==> flow/design.v <==
`timescale 1ns / 1ps
module frequency_divider
    # ( parameter
        freq = 1000
    )
    (
        input  wire clk100MHz,  
        input  wire rst,        
        output reg  clk_div,    
        output wire tick        
    );
    localparam LOOP_COUNTER_AT = 100_000_000 / freq / 2 ;
    reg [clog2(LOOP_COUNTER_AT)-1:0] count;
    always @( posedge(clk100MHz) )
    begin
        if(rst)
        begin : counter_reset
            count   <= 0;
            clk_div <= 1'b0;
        end
        else
        begin : counter_operate
            if (count == (LOOP_COUNTER_AT - 1))
            begin : counter_loop
                count   <= 0;
                clk_div <= ~clk_div;
            end
            else
            begin : counter_increment
                count   <= count + 1;
                clk_div <= clk_div;
            end
        end
    end
    assign tick = (count == (LOOP_COUNTER_AT - 1)) && !clk_div;
    function integer clog2(input integer number);
        begin
            clog2 = 0;
            while (number)
            begin
                clog2  = clog2 + 1;
                number = number >> 1;
            end
        end
    endfunction
endmodule
`timescale 1ns / 1ps
module clock_managment_unit(
    input wire clk,
    input wire rst,
    output wire clk_100MHz,
    output wire clk_40MHz,
    output wire clk_1KHz,
    output wire tick_40MHz,   
    output wire tick_1KHz     
    );
    frequency_divider 
    #(
        .freq(1000000)   
    )    
    my_1K_divider(
        .clk100MHz(clk),
        .rst(rst),
        .clk_div(clk_1KHz),
        .tick(tick_1KHz)
    );
    frequency_divider 
    #(
        .freq(40000000)
    )    
    my_40M_divider(
        .clk100MHz(clk),
        .rst(rst),
        .clk_div(clk_40MHz),
        .tick(tick_40MHz)
    );
     assign clk_100MHz =clk;
endmodule
`timescale 1ns / 1ps
module sensor_handler(
    input wire clk,
    input wire rst,
    input wire [3:0] sensors,
    output reg [10:0] position
    );
reg [10:0] position_nxt;
always @(posedge clk) begin
    if(rst)
        position <= 0;
    else 
        position <= position_nxt;
end
always @(*) begin
    case(sensors)
    4'b1001:    position_nxt = 500;
    4'b0111:    position_nxt = 1000;
    4'b0011:    position_nxt = 750;
    4'b1110:    position_nxt = 1;
    4'b1100:    position_nxt = 250;
    4'b1011:    position_nxt = 625;
    4'b1101:    position_nxt = 375;
    4'b0001:    position_nxt = 666;
    4'b1000:    position_nxt = 333;
    default:    position_nxt = 1023;    
endcase
end
endmodule
`timescale 1ns / 1ps
module pid(
    input wire clk,
    input wire en,   
    input wire rst,
    input wire [10:0] position,
    input wire kp_sw, ki_sw, kd_sw,  
    output reg [10:0] pid_output
    );
reg signed [10:0] error, error_nxt, error_sum, error_sum_nxt, error_dif, error_dif_nxt, error_prev;
reg signed [12:0] p, p_nxt, i, i_nxt, d, d_nxt;
reg signed [10:0] output_loaded_nxt, output_buf, output_buf_nxt;
localparam  
    K_P      = 1,
    K_P_DEN  = 2,
    K_I      = 5,
    K_I_DEN  = 100,
    K_D      = 1,
    K_D_DEN  = 200,
    TIME_DIV = 100;
always @(posedge clk) begin
    if(rst) begin
        error         <= 0;
        error_sum     <= 0;
        error_dif     <= 0;
        error_prev    <= 0;
        p             <= 0;
        i             <= 0;
        d             <= 0;
        output_buf    <= 0;
        pid_output    <= 0;
    end
    else if(en) begin 
        error         <= error_nxt;
        error_sum     <= error_sum_nxt;
        error_dif     <= error_dif_nxt;
        error_prev    <= error;
        p             <= p_nxt;
        i             <= i_nxt;
        d             <= d_nxt;
        output_buf    <= output_buf_nxt;
        pid_output    <= output_loaded_nxt;
    end
end
always @(*) begin
    error_nxt = 500 - position;
    error_sum_nxt = (error == 0) ? 0 : (error_sum + error);
    error_dif_nxt = error - error_prev;
    p_nxt = kp_sw ? (K_P * error)/K_P_DEN : 0;
    i_nxt = ki_sw ? (K_I * error_sum)/(TIME_DIV * K_I_DEN) : 0;
    d_nxt = kd_sw ? (K_D * error_dif * TIME_DIV)/K_D_DEN : 0;
    output_buf_nxt = p + i + d + 500;
    if(output_buf < 0) output_loaded_nxt = 0;
    else if(output_buf > 1000) output_loaded_nxt = 0;
    else output_loaded_nxt = output_buf;
end
endmodule
`timescale 1ns / 1ps
module servo_handler(
    input  wire clk,
    input  wire en,   
    input  wire rst,
    input  wire [10:0] pid_output,
    output reg  [7:0] servo_l,
    output reg  [7:0] servo_r
    );
reg [7:0] servo_l_nxt;
reg [7:0] servo_r_nxt;
reg [3:0] state,state_nxt;
reg [20:0] counter,counter_nxt;
reg [10:0] pid_buf;
localparam        
    idle              = 3'b000,
    turn_left         = 3'b001,
    turn_right        = 3'b010,
    stop              = 3'b111,
    servo_l_on        = 8'd157,
    servo_r_on        = 8'd137,
    servo_off         = 1'd0;
always @(posedge clk) begin
    if(rst) begin
        servo_l <=0;
        servo_r <=0;
        state   <=0;
        counter <=0;
        pid_buf <=0;
    end
    else if(en) begin
        servo_l <= servo_l_nxt;
        servo_r <= servo_r_nxt;
        state   <= state_nxt;
        counter <= counter_nxt;
        pid_buf <= pid_output;
    end
end
always @(*) begin
    servo_l_nxt = 0;
    servo_r_nxt = 0;
    counter_nxt = 0;
    case (state)
        idle: begin 
            counter_nxt=0;          
            if(pid_buf == 239) begin
                state_nxt =stop;
            end
            else if(pid_buf > 500) begin
                state_nxt=turn_left;
            end  
            else if(pid_buf < 500) begin
                state_nxt=turn_right;
            end
            else begin
                state_nxt=idle;
                servo_l_nxt = servo_l_on;
                servo_r_nxt = servo_r_on; 
            end    
        end      
        turn_right: begin
            counter_nxt=counter+1;
            servo_l_nxt = servo_l_on;
            servo_r_nxt =servo_off;
            if(counter >= pid_buf)
                state_nxt=idle;
            else
                state_nxt=turn_right;
        end
        turn_left: begin
            counter_nxt=counter+1;
            servo_l_nxt = servo_off;
            servo_r_nxt =servo_r_on;
            if(pid_buf < 500 || counter >= pid_buf - 500)
                state_nxt=idle;
            else
                state_nxt=turn_left;
        end
        stop: begin
            servo_l_nxt = servo_off;
            servo_r_nxt =servo_off;
            if(pid_buf == 239)
                state_nxt =stop;
            else 
                state_nxt=idle;
        end     
        default: state_nxt=idle;        
    endcase    
end
endmodule
`timescale 1ns / 1ps
module servo_to_PWM(
   input wire clk,
   input wire rst,
   input wire [7:0] servo_L,
   input wire [7:0] servo_R,
   output reg PWM_L,
   output reg PWM_R
   );
reg PWM_L_nxt;
reg PWM_R_nxt;
reg [19:0] counter,counter_nxt;
reg [20:0] servo_l_mul,servo_r_mul;
reg [7:0] servo_L_buf, servo_R_buf;
always@ (posedge clk) begin
   if(rst) begin
      counter <=0;
      PWM_L   <=0;
      PWM_R   <=0;
   end
   else begin
      counter <=counter_nxt;
      PWM_L   <=PWM_L_nxt;
      PWM_R   <=PWM_R_nxt;
   end
end 
always @* begin
   servo_l_mul =servo_L *1000;
   servo_r_mul =servo_R *1000;
   counter_nxt = counter+1;
   if(counter > 1000000) begin
      counter_nxt=0;
   end
   if(counter > servo_l_mul) begin
      PWM_L_nxt=0;
   end
   else begin
      PWM_L_nxt =1;
   end
   if(counter >servo_r_mul) begin
      PWM_R_nxt=0;
   end
   else begin
      PWM_R_nxt =1;
   end
end 
endmodule
`timescale 1ns / 1ps
module main(
    input wire clk,
    input wire rst,
    input wire [3:0] sensor,
    input wire [2:0] sw,
    output wire [1:0] servo
    );
wire [7:0] Servo_R;
wire [7:0] Servo_L;
wire clk_40MHz;
wire clk_1KHz;
wire clk_100MHz;
wire tick_40MHz;
wire tick_1KHz;
wire [10:0] pid_output, position;
servo_handler my_servo (
    .clk(clk_100MHz),
    .en(tick_1KHz),
    .rst(rst),
    .servo_l(Servo_L),
    .servo_r(Servo_R),
    .pid_output(pid_output)
);       
servo_to_PWM my_PWM(
    .clk(clk_100MHz),
    .rst(rst),
    .servo_L(Servo_L),
    .servo_R(Servo_R),
    .PWM_L(servo[0]),
    .PWM_R(servo[1])
);
clock_managment_unit my_clk(
.clk(clk),
.rst(rst),
.clk_100MHz(clk_100MHz),
.clk_40MHz(clk_40MHz),
.clk_1KHz(clk_1KHz),
.tick_40MHz(tick_40MHz),
.tick_1KHz(tick_1KHz)
);
pid my_pid(
    .kp_sw(sw[0]),
    .ki_sw(sw[1]),
    .kd_sw(sw[2]),
    .clk(clk_100MHz),
    .en(tick_40MHz),
    .rst(rst),
    .position(position),
    .pid_output(pid_output)
);
sensor_handler my_sensors(
    .clk(clk_100MHz),
    .rst(rst),
    .sensors(sensor),
    .position(position)
);
endmodule
# Step by step through the tools: main
# Tool output for the design above before and after an edit, in the order of the flow.
# "before" refers to lines of the RTL above, "after" to lines of the edited file.
# "change": "after" minus "before" as printed here. "rel_change_pct": 100 x difference / "before".
# Operators carry their Yosys type and port widths (W data, S select, Z words).
# Library cell names are shortened.
inputs:
  top_module: "main"
  clk_port: "clk"
  cell_library: "sky130hd"
  pvt_corner: "tt_025C_1v80"

# Diff
# Unified diff, file above to edited file.
# The edit is scripted: it alters the design's behaviour and was not made to optimise anything.
# begin of diff
@@ -67,5 +67,5 @@
     frequency_divider 
     #(
-        .freq(40000000)
+        .freq(20000000)
     )    
     my_40M_divider(
# end of diff

# After elaboration
# Yosys after proc, flatten, opt, wreduce and memory -nomap, before mapping. Enables and synchronous resets that opt folds into registers are not counted as muxes. Memory bits, and registers merged into a memory's read port (data or address), are not among the register bits. Print and check cells are not counted. Equal cells are merged and count once.
# Yosys's memory passes give these memory sizes; they may raise the number of words (mostly to a power of two), join words into wider ones and drop unused or constant bits.
word_totals:
  columns: ["item", "before", "after", "change", "rel_change_pct"]
  rows:
  - ["n_memories", 1, 1, 0, 0.00]
  - ["output_inout_bits", 2, 2, 0, 0.00]
  - ["register_bits", 193, 194, 1, 0.52]
  - ["input_bits", 9, 9, 0, 0.00]
  - ["clocked_rd_ports_x_width", 10, 10, 0, 0.00]
  - ["rom_bits", 160, 160, 0, 0.00]
  - ["word_cells", 94, 94, 0, 0.00]
memory_table:
  columns: ["item", "before", "after"]
  rows:
  - ["memory_list", "16x10 r1 w0", "16x10 r1 w0"]
classes:
  columns: ["item", "before", "after", "change", "rel_change_pct"]
  rows:
  - ["n_mul", 4, 4, 0, 0.00]
  - ["n_eq", 5, 6, 1, 20.00]
  - ["compare", 9, 9, 0, 0.00]
  - ["add_sub_neg", 12, 12, 0, 0.00]
  - ["div_mod_pow", 2, 2, 0, 0.00]
  - ["n_mux", 24, 24, 0, 0.00]
  - ["bitwise", 4, 3, -1, -25.00]
  - ["reduce_logical", 11, 11, 0, 0.00]
ops:
  columns: ["op", "before", "after", "change", "rel_change_pct"]
  rows:
  - ["$not A1 Y1", 3, 2, -1, -33.33]
  - ["$add A1 B1 Y1 const B", 1, 0, -1, -100.00]
  - ["$add A2 B1 Y2 const B", 0, 1, 1, null]
  - ["$eq A2 B1 Y1 const B", 0, 1, 1, null]
  - ["$mux W11", 6, 6, 0, 0.00]
  - ["$mux W8", 6, 6, 0, 0.00]
  - ["$reduce_or A2 Y1", 4, 4, 0, 0.00]
  - ["$add A11 B11 Y11", 3, 3, 0, 0.00]
  - ["$mux W1", 3, 3, 0, 0.00]
  - ["$gt A20 B21 Y1", 2, 2, 0, 0.00]
  - ["$logic_and A1 B1 Y1", 2, 2, 0, 0.00]
  - ["$logic_not A1 Y1", 2, 2, 0, 0.00]
  - ["$mul A8 B7 Y15 const B", 2, 2, 0, 0.00]
  - ["$mux W2", 2, 2, 0, 0.00]
  - ["$mux W4", 2, 2, 0, 0.00]
  - ["$pmux W8 S2", 2, 2, 0, 0.00]
  - ["$add A11 B1 Y11", 1, 1, 0, 0.00]
  - ["$add A11 B10 Y11 const B", 1, 1, 0, 0.00]
  - ["$add A20 B1 Y20 const B", 1, 1, 0, 0.00]
  - ["$add A21 B1 Y21 const B", 1, 1, 0, 0.00]
  - ["$add A6 B1 Y6 const B", 1, 1, 0, 0.00]
  - ["$and A1 B1 Y1", 1, 1, 0, 0.00]
  - ["$div A32 B15 Y32 const B", 1, 1, 0, 0.00]
  - ["$div A32 B9 Y32 const B", 1, 1, 0, 0.00]
  - ["$eq A11 B8 Y1 const B", 1, 1, 0, 0.00]
  - ["$eq A4 B1 Y1 const B", 1, 1, 0, 0.00]
  - ["$eq A4 B2 Y1 const B", 1, 1, 0, 0.00]
  - ["$eq A4 B3 Y1 const B", 1, 1, 0, 0.00]
# The list need not be complete.

# Longest topological paths
# Longest topological path by Yosys (ltp), each cell counted once; first at word level (registers and memories cut), then after technology mapping (sequential cells cut; the memories' decode and read muxes count).
logic_depth:
  columns: ["item", "before", "after", "change", "rel_change_pct"]
  rows:
  - ["ltp_word", 5, 5, 0, 0.00]
  - ["ABC_AREA", "0", "0", null, null]
  - ["depth_mapped", 54, 56, 2, 3.70]
  - ["ltp_nobuf", 46, 47, 1, 2.17]

# Mapped cells and area
# Yosys stat after the flow's synthesis: flattened, memories mapped to cells. It holds for the ABC_AREA given above (unset counts as 0); a run with the other value may have another netlist.
synth_totals:
  columns: ["item", "before", "after", "change", "rel_change_pct"]
  rows:
  - ["n_buf", 79, 84, 5, 6.33]
  - ["yosys_area_um2", 16559.6, 16502.1, -57.5, -0.35]
  - ["mapped_cells", 2101, 2112, 11, 0.52]
  - ["ffs", 176, 177, 1, 0.57]
  - ["sequential_area_um2", 3523.4, 3543.4, 20.0, 0.57]
types:
  columns: ["cell", "before", "after", "change", "rel_change_pct"]
  rows:
  - ["nand2_1", 212, 237, 25, 11.79]
  - ["o21ai_0", 68, 89, 21, 30.88]
  - ["nor3_1", 54, 37, -17, -31.48]
  - ["a31oi_1", 18, 33, 15, 83.33]
  - ["nor2_1", 208, 194, -14, -6.73]
  - ["o211a_1", 14, 3, -11, -78.57]
  - ["and3_1", 24, 34, 10, 41.67]
  - ["o21ai_1", 14, 23, 9, 64.29]
  - ["xor2_1", 65, 58, -7, -10.77]
  - ["or2_2", 16, 9, -7, -43.75]
  - ["nand3_1", 68, 62, -6, -8.82]
  - ["a22oi_1", 43, 37, -6, -13.95]
  - ["nor3b_1", 9, 3, -6, -66.67]
  - ["mux2_2", 4, 10, 6, 150.00]
  - ["nor2b_1", 18, 23, 5, 27.78]
  - ["nor4_1", 16, 21, 5, 31.25]
  - ["o31ai_1", 8, 13, 5, 62.50]
  - ["or4_1", 3, 8, 5, 166.67]
# The list need not be complete.
# The figures by module come from a second, unflattened synthesis with its own total; it is not the netlist above.
hier_totals:
  columns: ["item", "before", "after", "change", "rel_change_pct"]
  rows:
  - ["hier_cells", 2472, 2476, 4, 0.16]
  - ["hier_area_um2", 19985.4, 20030.5, 45.1, 0.23]
# Each row is one instance without its submodules.
by_module_before:
  columns: ["module", "n_inst", "n_cells", "area_um2", "seq_area_um2"]
  rows:
  - ["pid", 1, 1577, 12109.1, 1961.9]
  - ["servo_to_PWM", 1, 488, 4367.9, 440.4]
  - ["servo_handler", 1, 312, 2625.0, 760.7]
  - ["sensor_handler", 1, 57, 521.8, 200.2]
  - ["frequency_divider #(freq=1000000)", 1, 31, 294.0, 140.1]
  - ["frequency_divider #(freq=40000000)", 1, 6, 60.1, 40.0]
  - ["clock_managment_unit", 1, 1, 7.5, 0.0]
  - ["main", 1, 0, 0.0, 0.0]
by_module_after:
  columns: ["module", "n_inst", "n_cells", "area_um2", "seq_area_um2"]
  rows:
  - ["pid", 1, 1577, 12109.1, 1961.9]
  - ["servo_to_PWM", 1, 488, 4367.9, 440.4]
  - ["servo_handler", 1, 312, 2625.0, 760.7]
  - ["sensor_handler", 1, 57, 521.8, 200.2]
  - ["frequency_divider #(freq=1000000)", 1, 31, 294.0, 140.1]
  - ["frequency_divider #(freq=20000000)", 1, 10, 105.1, 60.1]
  - ["clock_managment_unit", 1, 1, 7.5, 0.0]
  - ["main", 1, 0, 0.0, 0.0]

# Worst setup path after synthesis
# Source: OpenSTA report_checks on the synthesized netlist (no wires, ideal clock, input and output delay 20% of the period each), path of least setup slack; recovery checks are left aside. Register names are those of the netlist, which keeps one name where synthesis merged equal registers.
synth_path:
  columns: ["item", "before", "after", "change", "rel_change_pct"]
  rows:
  - ["path_kind", "reg2reg", "reg2reg", null, null]
  - ["start", "reg my_pid.error_dif[2]", "reg my_pid.error_dif[2]", null, null]
  - ["end", "reg my_pid.d[10]", "reg my_pid.d[8]", null, null]
  - ["slack_ns", 1.975, 1.892, -0.083, null]
  - ["path_stages", 50, 50, 0, 0.00]
  - ["setup_time_ns", 0.128, 0.128, 0.000, null]
  - ["period_ns", 14.0, 14.0, 0.0, 0.00]
  - ["path_delay_ns", 12.025, 12.108, 0.083, 0.69]
  - ["arrival_ns", 11.897, 11.980, 0.083, 0.70]
  - ["launch_ns", 0.000, 0.000, 0.000, null]
  - ["t_required_ns", 13.872, 13.872, 0.000, 0.00]
  - ["path_buffers", 3, 3, 0, 0.00]
  - ["synth_period_reached_ns", 12.025, 12.108, 0.083, 0.69]
# "path_delay_ns" = arrival - input delay + setup time.
# "path_stages" counts driving pins, that of a launching flip-flop among them; a cell with two outputs on the path counts twice.
# "synth_period_reached_ns" = period - worst setup slack (recovery checks aside). The figure is calculated, with input and output delays left at 20% of the set period.
# The rows between start and end are the longest chain of elaborated cells between them; the timing report does not say that the signal goes this way. Where chains are equally long, one stands for them.
# A line is the first line of the expression or statement that the cell stems from. Yosys adds cells for indexed reads and writes and turns some case tables into memories.
synth_via_before:
  cell_sequence: "dfxtp_1 > inv_1 > ha_1 > fa_1 > ha_1 > ha_1 > fa_1 > or4_4 > nor3_2 > o21a_2 > or4b_1 > o31ai_2 > a22oi_2 > o21ai_1 > a32oi_2 > o31a_2 > o211a_1 > a211o_1 > (+14 left out) > a21oi_2 > mux2_2 > o31ai_2 > o211a_1 > nand4b_1 > a31oi_4 > o21ai_2 > mux2_4 > a21oi_1 > nor2_1 > or2_2 > a21oi_1 > nor2_1 > ha_1 > a41oi_1 > xnor2_1 > a22oi_1 > nor2_1"
  elab_chain_len: 3
  cone_cells: 3
  cone_lines: 1
  classes_between: "mul: 1; div: 1; mux: 1"
synth_lines_before:
  columns: ["item", "line_no", "rtl"]
  rows:
  - ["start: declaration", 117, "reg signed [10:0] error, error_nxt, error_sum, error_sum_nxt, error_dif, error_dif_nxt, error_prev;"]
  - ["start: assignment", 132, "error_dif     <= 0;"]
  - ["start: assignment", 143, "error_dif     <= error_dif_nxt;"]
  - ["$mul A11 B6 Y17", 158, "d_nxt = kd_sw ? (K_D * error_dif * TIME_DIV)/K_D_DEN : 0;"]
  - ["$div A32 B9 Y32", 158, null]
  - ["$mux W11", 158, null]
  - ["end: assignment", 136, "d             <= 0;"]
  - ["end: assignment", 147, "d             <= d_nxt;"]
  - ["end: declaration", 118, "reg signed [12:0] p, p_nxt, i, i_nxt, d, d_nxt;"]
synth_via_after:
  cell_sequence: "dfxtp_1 > inv_1 > ha_1 > fa_1 > ha_1 > ha_1 > fa_1 > a21o_1 > a211oi_1 > o22ai_1 > a2111o_1 > o21a_1 > a2111o_1 > and2_1 > a311oi_2 > mux2i_1 > a21oi_1 > o31ai_2 > (+14 left out) > o21a_1 > or4_1 > and4_4 > a21oi_2 > mux2i_2 > xnor2_2 > o21ba_1 > buf_6 > a211o_1 > a21oi_2 > a211oi_1 > o21a_1 > ha_1 > nand3_1 > o31ai_1 > xnor2_1 > a22oi_1 > nor2_1"
  elab_chain_len: 3
  cone_cells: 3
  cone_lines: 1
  classes_between: "mul: 1; div: 1; mux: 1"
synth_lines_after:
  columns: ["item", "line_no", "rtl"]
  rows:
  - ["start: declaration", 117, "reg signed [10:0] error, error_nxt, error_sum, error_sum_nxt, error_dif, error_dif_nxt, error_prev;"]
  - ["start: assignment", 132, "error_dif     <= 0;"]
  - ["start: assignment", 143, "error_dif     <= error_dif_nxt;"]
  - ["$mul A11 B6 Y17", 158, "d_nxt = kd_sw ? (K_D * error_dif * TIME_DIV)/K_D_DEN : 0;"]
  - ["$div A32 B9 Y32", 158, null]
  - ["$mux W11", 158, null]
  - ["end: assignment", 136, "d             <= 0;"]
  - ["end: assignment", 147, "d             <= d_nxt;"]
  - ["end: declaration", 118, "reg signed [12:0] p, p_nxt, i, i_nxt, d, d_nxt;"]

# Path in the finished layout
# From the final timing report of the runs of pair 1: the path of least setup slack in the routed layout; clock arrival at registers is part of the times.
layout_path:
  columns: ["item", "before", "after", "change", "rel_change_pct"]
  rows:
  - ["path_kind", "reg2reg", "reg2reg", null, null]
  - ["start", "reg my_pid.error_dif[2]", "reg my_pid.error_dif[2]", null, null]
  - ["end", "reg my_pid.d[10]", "reg my_pid.d[8]", null, null]
  - ["period_ns", 14.0, 14.0, 0.0, 0.00]
  - ["launch_ns", 0.43, 0.44, 0.01, 2.33]
  - ["setup_time_ns", 0.13, 0.13, 0.00, null]
  - ["arrival_ns", 13.57, 13.69, 0.12, 0.88]
  - ["slack_ns", 0.72, 0.63, -0.09, null]
  - ["t_required_ns", 14.29, 14.32, 0.03, 0.21]
  - ["path_stages", 49, 51, 2, 4.08]
  - ["path_buffers", 2, 3, 1, 50.00]
# The rows between start and end are the longest chain of elaborated cells between them; the timing report does not say that the signal goes this way. Where chains are equally long, one stands for them.
layout_via_before:
  cell_sequence: "dfxtp_1 > inv_1 > ha_1 > fa_1 > ha_1 > ha_1 > fa_1 > a211oi_2 > o211ai_1 > o211ai_2 > or3b_1 > or4_1 > a22oi_2 > nor2_4 > o211ai_2 > mux2i_4 > nand2_1 > o32a_1 > (+13 left out) > buf_4 > mux2i_1 > a31oi_1 > o211a_1 > o21ai_1 > a31oi_4 > o21ai_4 > mux2_4 > a21oi_1 > nor2_1 > or2_2 > a21oi_1 > nor2_1 > ha_1 > a41oi_1 > xnor2_1 > a22oi_1 > nor2_1"
  elab_chain_len: 3
  cone_cells: 3
  cone_lines: 1
  classes_between: "mul: 1; div: 1; mux: 1"
layout_lines_before:
  columns: ["item", "line_no", "rtl"]
  rows:
  - ["start: declaration", 117, "reg signed [10:0] error, error_nxt, error_sum, error_sum_nxt, error_dif, error_dif_nxt, error_prev;"]
  - ["start: assignment", 132, "error_dif     <= 0;"]
  - ["start: assignment", 143, "error_dif     <= error_dif_nxt;"]
  - ["$mul A11 B6 Y17", 158, "d_nxt = kd_sw ? (K_D * error_dif * TIME_DIV)/K_D_DEN : 0;"]
  - ["$div A32 B9 Y32", 158, null]
  - ["$mux W11", 158, null]
  - ["end: assignment", 136, "d             <= 0;"]
  - ["end: assignment", 147, "d             <= d_nxt;"]
  - ["end: declaration", 118, "reg signed [12:0] p, p_nxt, i, i_nxt, d, d_nxt;"]
layout_via_after:
  cell_sequence: "dfxtp_1 > inv_1 > ha_1 > fa_1 > ha_1 > ha_1 > fa_1 > a21o_1 > a211oi_1 > o22ai_2 > a2111oi_4 > buf_4 > buf_4 > and3_1 > a311oi_1 > and2_1 > nor4_2 > o22a_1 > (+15 left out) > o2111a_1 > o21a_1 > or4_1 > and4_4 > a21oi_2 > mux2i_2 > xnor2_2 > a2111oi_0 > a31oi_1 > nand4_1 > a211oi_1 > o21a_1 > ha_1 > nand3_1 > o31ai_1 > xnor2_1 > a22oi_1 > nor2_1"
  elab_chain_len: 3
  cone_cells: 3
  cone_lines: 1
  classes_between: "mul: 1; div: 1; mux: 1"
layout_lines_after:
  columns: ["item", "line_no", "rtl"]
  rows:
  - ["start: declaration", 117, "reg signed [10:0] error, error_nxt, error_sum, error_sum_nxt, error_dif, error_dif_nxt, error_prev;"]
  - ["start: assignment", 132, "error_dif     <= 0;"]
  - ["start: assignment", 143, "error_dif     <= error_dif_nxt;"]
  - ["$mul A11 B6 Y17", 158, "d_nxt = kd_sw ? (K_D * error_dif * TIME_DIV)/K_D_DEN : 0;"]
  - ["$div A32 B9 Y32", 158, null]
  - ["$mux W11", 158, null]
  - ["end: assignment", 136, "d             <= 0;"]
  - ["end: assignment", 147, "d             <= d_nxt;"]
  - ["end: declaration", 118, "reg signed [12:0] p, p_nxt, i, i_nxt, d, d_nxt;"]

# Measured runs
# Runs of the flow (Yosys, OpenROAD) on both versions; the two runs of a pair have the same settings. The constraints put input and output delay at 20% of the set period each and load the outputs with 0.01 pF.
settings_pair_1:
  CORE_UTILIZATION: 40
  period_ns: 14.0
  CAP_MARGIN: 20
  CORE_MARGIN: 2
  SLEW_MARGIN: 20
measured_pair_1:
  columns: ["item", "before", "after", "change", "rel_change_pct"]
  rows:
  - ["die_footprint_um2", 43041.7, 42896.6, -145.1, -0.34]
  - ["util_pct", 44.3, 44.6, 0.3, null]
  - ["hold_worst_slack_ns", 0.458, 0.433, -0.025, null]
  - ["setup_worst_slack_ns", 0.723, 0.632, -0.091, null]
  - ["setup_tns_ns", 0.000, 0.000, 0.000, null]
  - ["cell_area_final_um2", 18096.1, 18179.9, 83.8, 0.46]
  - ["synthArea_um2", 16559.6, 16502.1, -57.5, -0.35]
  - ["achievedPeriod_ns", 13.277, 13.368, 0.091, 0.69]
settings_pair_2:
  CAP_MARGIN: 35
  CELL_PAD_IN_SITES_GLOBAL_PLACEMENT: 0
  CORE_ASPECT_RATIO: 1.87
  CORE_UTILIZATION: 59
  CTS_CLUSTER_DIAMETER: 129
  GPL_ROUTABILITY_DRIVEN: 1
  PLACE_DENSITY: 0.83
  SETUP_SLACK_MARGIN: 4.88
  period_ns: 22.9
  CORE_MARGIN: 2
  SLEW_MARGIN: 20
measured_pair_2:
  columns: ["item", "before", "after", "change", "rel_change_pct"]
  rows:
  - ["die_footprint_um2", 29488.8, 29389.4, -99.4, -0.34]
  - ["util_pct", 63.5, 63.1, -0.4, null]
  - ["hold_worst_slack_ns", 0.457, 0.444, -0.013, null]
  - ["setup_worst_slack_ns", 7.617, 8.038, 0.421, null]
  - ["setup_tns_ns", 0.000, 0.000, 0.000, null]
  - ["cell_area_final_um2", 17478.0, 17376.7, -101.3, -0.58]
  - ["synthArea_um2", 16559.6, 16502.1, -57.5, -0.35]
  - ["achievedPeriod_ns", 15.283, 14.862, -0.421, -2.75]
# "achievedPeriod_ns": clock period set for the run, less the worst setup slack. It is reckoned from that one timing run; input and output delays stay at 20% of the period that was set.
